==> flow/design.v <==
module  fir(
	input clk,
	input rst_n,			
	input enable,
	input [2:0] tap,		 
	input [15:0] data_in,		
	output [17:0] data_out,		
	output complete
);
localparam
a0 = 16'd1,	 
a1 = 16'd2,
a2 = 16'd2,
a3 = 16'd3,
a4 = 16'd3,
a5 = 16'd3;
reg [15:0] data_reg_0;	 
reg [15:0] data_reg_1;
reg [15:0] data_reg_2;
reg [15:0] data_reg_3;
reg [15:0] data_reg_4;
reg [15:0] data_reg_5;
reg [15:0] multiplication_0;	 
reg [15:0] multiplication_1;
reg [15:0] multiplication_2;
reg [15:0] multiplication_3;
reg [15:0] multiplication_4;
reg [15:0] multiplication_5;
reg [16:0] sum_1;	 
reg [16:0] sum_2;
reg [16:0] sum_3;
reg [17:0] result;  
reg mul_stage, add_stage1, add_stage2, output_stage;	 
always @ (posedge clk or negedge rst_n)
    begin
        if(!rst_n)
        	begin
        		mul_stage <= 1'b0;
        		add_stage1 <= 1'b0;
        		add_stage2 <= 1'b0;
				output_stage <= 1'b0;
        	end
        else
        	begin
        			mul_stage <= enable;
        			add_stage1 <= mul_stage;
        			add_stage2 <= add_stage1;
        			output_stage <= add_stage2;
        	end
    end
always @ (posedge clk or negedge rst_n)
    begin
        if(!rst_n)
        	begin
        		data_reg_0 <= 0;
        		data_reg_1 <= 0;
        		data_reg_2 <= 0;
        		data_reg_3 <= 0;
			data_reg_4 <= 0;
        		data_reg_5 <= 0;
        	end
        else
        	begin
				case (tap)
					3'd2:
					begin
						if (enable) 
							begin
								data_reg_0 <= data_in;
								data_reg_1 <= data_reg_0;
							end
						else 
							begin
								data_reg_0 <= data_reg_0;
								data_reg_1 <= data_reg_1;
							end
					end
					3'd3:
					begin
						if (enable) 
							begin
								data_reg_0 <= data_in;
								data_reg_1 <= data_reg_0;
								data_reg_2 <= data_reg_1;
							end
						else 
							begin
								data_reg_0 <= data_reg_0;
								data_reg_1 <= data_reg_1;
								data_reg_2 <= data_reg_2;
							end
					end
					3'd4:
					begin
						if (enable) 
							begin
								data_reg_0 <= data_in;
								data_reg_1 <= data_reg_0;
								data_reg_2 <= data_reg_1;
								data_reg_3 <= data_reg_2;
							end
						else 
							begin
								data_reg_0 <= data_reg_0;
								data_reg_1 <= data_reg_1;
								data_reg_2 <= data_reg_2;
								data_reg_3 <= data_reg_3;
							end
					end
					3'd5:
					begin
						if (enable) 
							begin
								data_reg_0 <= data_in;
								data_reg_1 <= data_reg_0;
								data_reg_2 <= data_reg_1;
								data_reg_3 <= data_reg_2;
								data_reg_4 <= data_reg_3;
							end
						else 
							begin
								data_reg_0 <= data_reg_0;
								data_reg_1 <= data_reg_1;
								data_reg_2 <= data_reg_2;
								data_reg_3 <= data_reg_3;
								data_reg_4 <= data_reg_4;
							end
					end
					3'd6:
					begin
						if (enable) 
							begin
								data_reg_0 <= data_in;
								data_reg_1 <= data_reg_0;
								data_reg_2 <= data_reg_1;
								data_reg_3 <= data_reg_2;
								data_reg_4 <= data_reg_3;
								data_reg_5 <= data_reg_4;
							end
						else 
							begin
								data_reg_0 <= data_reg_0;
								data_reg_1 <= data_reg_1;
								data_reg_2 <= data_reg_2;
								data_reg_3 <= data_reg_3;
								data_reg_4 <= data_reg_4;
								data_reg_5 <= data_reg_5;
							end
					end
				endcase
        	end
    end
always @ (posedge clk or negedge rst_n)
    begin
        if(!rst_n)
        	begin
        		multiplication_0 <= 0;
        		multiplication_1 <= 0;
        		multiplication_2 <= 0;
        		multiplication_3 <= 0;
			multiplication_4 <= 0;
        		multiplication_5 <= 0;
        	end
        else
        	begin
				case (tap)
					3'd2:
					begin
						if(mul_stage)
							begin
								multiplication_0 <= a0 * data_reg_0;
								multiplication_1 <= a1 * data_reg_1;
							end
						else 
							begin
								multiplication_0 <= multiplication_0;
								multiplication_1 <= multiplication_1;
							end
					end
					3'd3:
					begin
						if(mul_stage)
							begin
								multiplication_0 <= a0 * data_reg_0;
								multiplication_1 <= a1 * data_reg_1;
								multiplication_2 <= a2 * data_reg_2;
							end
						else 
							begin
								multiplication_0 <= multiplication_0;
								multiplication_1 <= multiplication_1;
								multiplication_2 <= multiplication_2;
							end
					end
					3'd4:
					begin
						if(mul_stage)
							begin
								multiplication_0 <= a0 * data_reg_0;
								multiplication_1 <= a1 * data_reg_1;
								multiplication_2 <= a2 * data_reg_2;
								multiplication_3 <= a3 * data_reg_3;
							end
						else 
							begin
								multiplication_0 <= multiplication_0;
								multiplication_1 <= multiplication_1;
								multiplication_2 <= multiplication_2;
								multiplication_3 <= multiplication_3;
							end
					end
					3'd5:
					begin
						if(mul_stage)
							begin
								multiplication_0 <= a0 * data_reg_0;
								multiplication_1 <= a1 * data_reg_1;
								multiplication_2 <= a2 * data_reg_2;
								multiplication_3 <= a3 * data_reg_3;
								multiplication_4 <= a4 * data_reg_4;
							end
						else 
							begin
								multiplication_0 <= multiplication_0;
								multiplication_1 <= multiplication_1;
								multiplication_2 <= multiplication_2;
								multiplication_3 <= multiplication_3;
								multiplication_4 <= multiplication_4;
							end
					end
					3'd6:
					begin
						if(mul_stage)
							begin
								multiplication_0 <= a0 * data_reg_0;
								multiplication_1 <= a1 * data_reg_1;
								multiplication_2 <= a2 * data_reg_2;
								multiplication_3 <= a3 * data_reg_3;
								multiplication_4 <= a4 * data_reg_4;
								multiplication_5 <= a5 * data_reg_5;
							end
						else 
							begin
								multiplication_0 <= multiplication_0;
								multiplication_1 <= multiplication_1;
								multiplication_2 <= multiplication_2;
								multiplication_3 <= multiplication_3;
								multiplication_4 <= multiplication_4;
								multiplication_5 <= multiplication_5;
							end
					end
				endcase
        	end
    end
always @ (posedge clk or negedge rst_n)
    begin
        if(!rst_n)
        	begin
        		sum_1 <= 0;
        		sum_2 <= 0;
			sum_3 <= 0;
        	end
        else
        	begin
				case (tap)
					3'd2:
					begin
						if (add_stage1) 
							begin
								sum_1 <= multiplication_0 + multiplication_1;
								sum_2 <= 0;
							end
						else 
							begin
								sum_1 <= sum_1;
								sum_2 <= sum_2;
							end
					end
					3'd3:
					begin
						if (add_stage1) 
							begin
								sum_1 <= multiplication_0 + multiplication_1;
								sum_2 <= multiplication_2; 
							end
						else 
							begin
								sum_1 <= sum_1;
								sum_2 <= sum_2;
							end
					end
					3'd4:
					begin
						if (add_stage1) 
							begin
								sum_1 <= multiplication_0 + multiplication_1;
								sum_2 <= multiplication_2 + multiplication_3; 
							end
						else 
							begin
								sum_1 <= sum_1;
								sum_2 <= sum_2;
							end
					end
					3'd5:
					begin
						if (add_stage1) 
							begin
								sum_1 <= multiplication_0 + multiplication_1;
								sum_2 <= multiplication_2 + multiplication_3; 
								sum_3 <= multiplication_4;
							end
						else 
							begin
								sum_1 <= sum_1;
								sum_2 <= sum_2;
								sum_3 <= sum_3;
							end
					end
					3'd6:
					begin
						if (add_stage1) 
							begin
								sum_1 <= multiplication_0 + multiplication_1;
								sum_2 <= multiplication_2 + multiplication_3; 
								sum_3 <= multiplication_4 + multiplication_5; 
							end
						else 
							begin
								sum_1 <= sum_1;
								sum_2 <= sum_2;
								sum_3 <= sum_3;
							end
					end
				endcase
        	end
    end
always @ (posedge clk or negedge rst_n)
      begin
          if(!rst_n)
          	begin
          		result <= 0;
          	end
          else
          	begin
				case (tap)
					3'd2:
					begin
						if (add_stage2) 
							begin
								result <= sum_2 + sum_1;
							end
						else 
							begin
								result <= result;
							end
					end
					3'd3:
					begin
						if (add_stage2) 
							begin
								result <= sum_2 + sum_1;
							end
						else 
							begin
								result <= result;
							end
					end
					3'd4:
					begin
						if (add_stage2) 
							begin
								result <= sum_2 + sum_1;
							end
						else 
							begin
								result <= result;
							end
					end
					3'd5:
					begin
						if (add_stage2) 
							begin
								result <= sum_2 + sum_1 + sum_3;
							end
						else 
							begin
								result <= result;
							end
					end
					3'd6:
					begin
						if (add_stage2) 
							begin
								result <= sum_2 + sum_1 + sum_3;
							end
						else 
							begin
								result <= result;
							end
					end
				endcase
          	end
      end
assign data_out = result;	 
assign complete = output_stage;
endmodule
== Reports on fir ==
What the tools print for fir, step after step.
Line numbers count from 1 in the design file above.
Operators carry their Yosys type and port widths (W data, S select, Z words).
Library cell names are shortened.
The mark - stands for no value.
Design
  top: fir
  clock port: clk
  standard-cell library: sky130hd
  timing corner: tt_025C_1v80

== Elaborated design ==
Counts by Yosys on the flattened word-level netlist (proc, flatten, opt, wreduce; memories kept). Register bits leave out memories and registers merged into their read ports (data or address). Print and check cells are left out.
Storage and ports
  bits in registers: 265
  word-level cells: 104
Operators by class
  reductions and logical operators: 23
  eq/ne operators: 21
  multiply operators: 3
  add/subtract/negate cells: 5
  muxes and demuxes: 32
Operators with widths (number)
  $mux W16: 20
  $mux W17: 7
  $mul A2 B16 Y16 const A: 3
  $add A16 B16 Y17: 3
  $pmux W17 S3: 1
  $pmux W18 S2: 1
  $mux W18: 2
  $pmux W17 S2: 1
  $ne A2 B1 Y1 const B: 12
  $reduce_and A2 Y1: 11
  $add A17 B17 Y18: 1
  $add A18 B17 Y18: 1
  $eq A3 B3 Y1 const B: 3
  $ne A2 B2 Y1 const B: 4
  $eq A3 B2 Y1 const B: 2
  $reduce_and A3 Y1: 2
  $reduce_or A3 Y1: 2
  $reduce_bool A5 Y1: 1
  $reduce_or A5 Y1: 1
  $reduce_and A4 Y1: 1
  $reduce_bool A4 Y1: 1
  $reduce_or A4 Y1: 1
  $reduce_bool A3 Y1: 1
  $reduce_bool A2 Y1: 1
  $reduce_or A2 Y1: 1

== Depth ==
Depth = most cells in a row (Yosys ltp): at word level without a register or memory, in the mapped netlist without a sequential cell, where the memories' decode and read muxes count.
Logic depth
  depth after elaboration: 4
  ABC_AREA: 0
  gate-level depth with buffers: 19

== Synthesis result ==
Yosys stat after the flow's synthesis: flattened, memories mapped to cells. It holds for the ABC_AREA given above (unset counts as 0); a run with the other value may have another netlist.
The area totals of this step are shown rounded.
Cells by type
  dfrtp_1: number 263, total area 6.58E+03 µm²
  mux2_2: number 149, total area 1.68E+03 µm²
  ha_1: number 122, total area 1.53E+03 µm²
  o21ai_0: number 119, total area 595.571 µm²
  nand2_1: number 145, total area 544.272 µm²
  xor2_1: number 54, total area 472.954 µm²
  xnor2_1: number 47, total area 411.645 µm²
  a21oi_1: number 79, total area 395.379 µm²
  nor2_1: number 65, total area 243.984 µm²
  a21o_1: number 31, total area 232.723 µm²
  fa_1: number 8, total area 160.154 µm²
  inv_1: number 39, total area 146.39 µm²
  o21ai_1: number 27, total area 135.13 µm²
  clkbuf_1: number 31, total area 116.362 µm²
  nor3_1: number 23, total area 115.11 µm²
  o21a_1: number 15, total area 112.608 µm²
  o21bai_1: number 14, total area 105.101 µm²
  nand2b_1: number 15, total area 93.84 µm²
Other cell types: 50; their cells: 160.
Synthesis totals
  cell count: 1406
  sequential part of the area: 6600 µm²
  buffer cells: 45
  flip-flop cells: 263
  mapped area: 15000 µm²

== Worst setup path after synthesis ==
OpenSTA on the mapped netlist: ideal clock, no wires. The path of least setup slack (recovery checks aside). Input and output delay are each 20% of the period. Register names are those of the netlist, which keeps one name where synthesis merged equal registers.
Path post-synthesis
  kind: register to register
  start: register sum_1[0]
  end: register result[15]
  period: 4000 ps
  path slack: 421 ps
  stages on the path: 18
  library setup time: 132 ps
  path delay: 3579 ps
  time at the first pin: 0 ps
  arrival time: 3447 ps
  synthesis period reached: 3579 ps
"path delay" is the arrival time less input delay plus setup time.
"stages on the path" counts driving pins, that of a launching flip-flop among them; a cell with two outputs on the path counts twice.
"synthesis period reached" is the clock period less the worst setup slack; recovery checks do not enter. This is arithmetic on one report: input and output delays are still those of the set period (20% each).
The rows between start and end are the longest chain of elaborated cells between them; the timing report does not say that the signal goes this way. Where chains are equally long, one stands for them.
Each line given opens the expression or statement behind the cell; cells for indexed reads and writes are added by Yosys, which also makes memories of some case tables.
At most two assigning lines are given for a register; there are more.
On the way, post-synthesis
  cells stage by stage: dfrtp_1 > ha_1 > inv_1 > fa_1 > nor2b_2 > o31a_2 > o21ai_1 > a2111oi_0 > nor2_1 > ha_1 > and3_1 > a21oi_1 > o21ai_1 > o41ai_1 > o21bai_1 > xor2_1 > mux2i_1 > o21ai_1
  length of the longest elaborated chain: 4
RTL lines, path post-synthesis
  start, declared: line 29  | reg [16:0] sum_1;
  start, assigned: line 270  | sum_1 <= multiplication_0 + multiplication_1;
  start, assigned: line 275  | sum_1 <= sum_1;
  $add A17 B17 Y18: line 384  | result <= sum_2 + sum_1 + sum_3;
  $add A18 B17 Y18: line 384
  $mux W18: line 382  | if (add_stage2)
  $pmux W18 S2: line 346  | case (tap)
  end, assigned: line 351  | result <= sum_2 + sum_1;
  end, assigned: line 355  | result <= result;
  end, declared: line 32  | reg [17:0] result;

== Worst path after layout ==
Path of least setup slack in the final report of job 2 (OpenROAD, finished layout, wires in). Where an end is a register, its clock arrival counts in the times.
The path's times are printed in steps of 10 ps; the period is the one set.
Path post-layout
  kind: register to register
  start: register sum_1[0]
  end: register result[14]
  time at the first pin: 560 ps
  period: 3560 ps
  library setup time: 120 ps
  path slack: -10 ps
  stages on the path: 19
  arrival time: 4020 ps
The rows between start and end are the longest chain of elaborated cells between them; the timing report does not say that the signal goes this way. Where chains are equally long, one stands for them.
At most two assigning lines are given for a register; there are more.
On the way, post-layout
  cells stage by stage: dfrtp_1 > ha_2 > inv_2 > fa_2 > nor2b_2 > o31a_2 > o21ai_4 > nor2b_2 > xnor2_1 > ha_1 > or3_1 > a311oi_2 > o31ai_2 > o41ai_4 > o21bai_1 > xnor2_1 > nor2_1 > a21oi_1 > o21ai_1
  length of the longest elaborated chain: 4
RTL lines, path post-layout
  start, declared: line 29  | reg [16:0] sum_1;
  start, assigned: line 270  | sum_1 <= multiplication_0 + multiplication_1;
  start, assigned: line 275  | sum_1 <= sum_1;
  $add A17 B17 Y18: line 384  | result <= sum_2 + sum_1 + sum_3;
  $add A18 B17 Y18: line 384
  $mux W18: line 382  | if (add_stage2)
  $pmux W18 S2: line 346  | case (tap)
  end, assigned: line 351  | result <= sum_2 + sum_1;
  end, assigned: line 355  | result <= result;
  end, declared: line 32  | reg [17:0] result;

## Implementation results

3 stored runs of fir in the flow (synthesis by Yosys, layout by OpenROAD, sky130hd cells), in arbitrary order. Constraints: input delay and output delay 20% of the set period each, output load 0.01 pF.
"achieved clock period" = clock period - worst setup slack. The figure is calculated, with input and output delays left at 20% of the set period.
"worst setup path time" means the part of the period allowed to the worst setup path (the constraints hold back 20% at inputs and 20% at outputs) less its slack; where the path has registers, the arrival times of their clocks count too.
By "power" is meant OpenSTA's value without simulated activity: inputs other than the clock are taken to toggle once in ten clock periods, and the tool carries that through the logic.
"worst setup path time" is known to 10 ps.
The results are shown rounded.
[job 1] settings: ABC_AREA=1, CAP_MARGIN=5, CELL_PAD_IN_SITES_DETAIL_PLACEMENT=1, CELL_PAD_IN_SITES_GLOBAL_PLACEMENT=3, CORE_UTILIZATION=42, CTS_CLUSTER_SIZE=25, GPL_ROUTABILITY_DRIVEN=0, GPL_TIMING_DRIVEN=0, MAX_ROUTING_LAYER=met4, PLACE_DENSITY_LB_ADDON=0.3, SLEW_MARGIN=35, TNS_END_PERCENT=55, period_ns=2.61, CORE_MARGIN=2
[job 1] result: did not finish, placement stopped with FLW-0024
[job 2] settings: period_ns=3.56, CAP_MARGIN=20, CORE_MARGIN=2, CORE_UTILIZATION=40, SLEW_MARGIN=20
[job 2] result: chip area after synthesis (Yosys) 15000 µm², die area 39000 µm², standard-cell area of the final layout 17000 µm², utilization 47 %, worst setup slack after layout -9 ps, total negative slack -24 ps, power 19000 uW, achieved clock period 3569 ps, worst setup path time 3570 ps, worst setup path kind register to register
[job 3] settings: ABC_AREA=1, CAP_MARGIN=25, CELL_PAD_IN_SITES_DETAIL_PLACEMENT=1, CELL_PAD_IN_SITES_GLOBAL_PLACEMENT=3, CORE_ASPECT_RATIO=1.9, CORE_UTILIZATION=34, CTS_CLUSTER_DIAMETER=327, CTS_CLUSTER_SIZE=17, GPL_ROUTABILITY_DRIVEN=0, HOLD_SLACK_MARGIN=0.13, MAX_ROUTING_LAYER=met4, SETUP_SLACK_MARGIN=-0.05, SLEW_MARGIN=35, TNS_END_PERCENT=90, period_ns=4.0, CORE_MARGIN=2
[job 3] result: chip area after synthesis (Yosys) 17000 µm², die area 51000 µm², standard-cell area of the final layout 18000 µm², utilization 38 %, worst setup slack after layout 810 ps, total negative slack 0 ps, power 15000 uW, achieved clock period 3191 ps, worst setup path time 3190 ps, worst setup path kind register to register
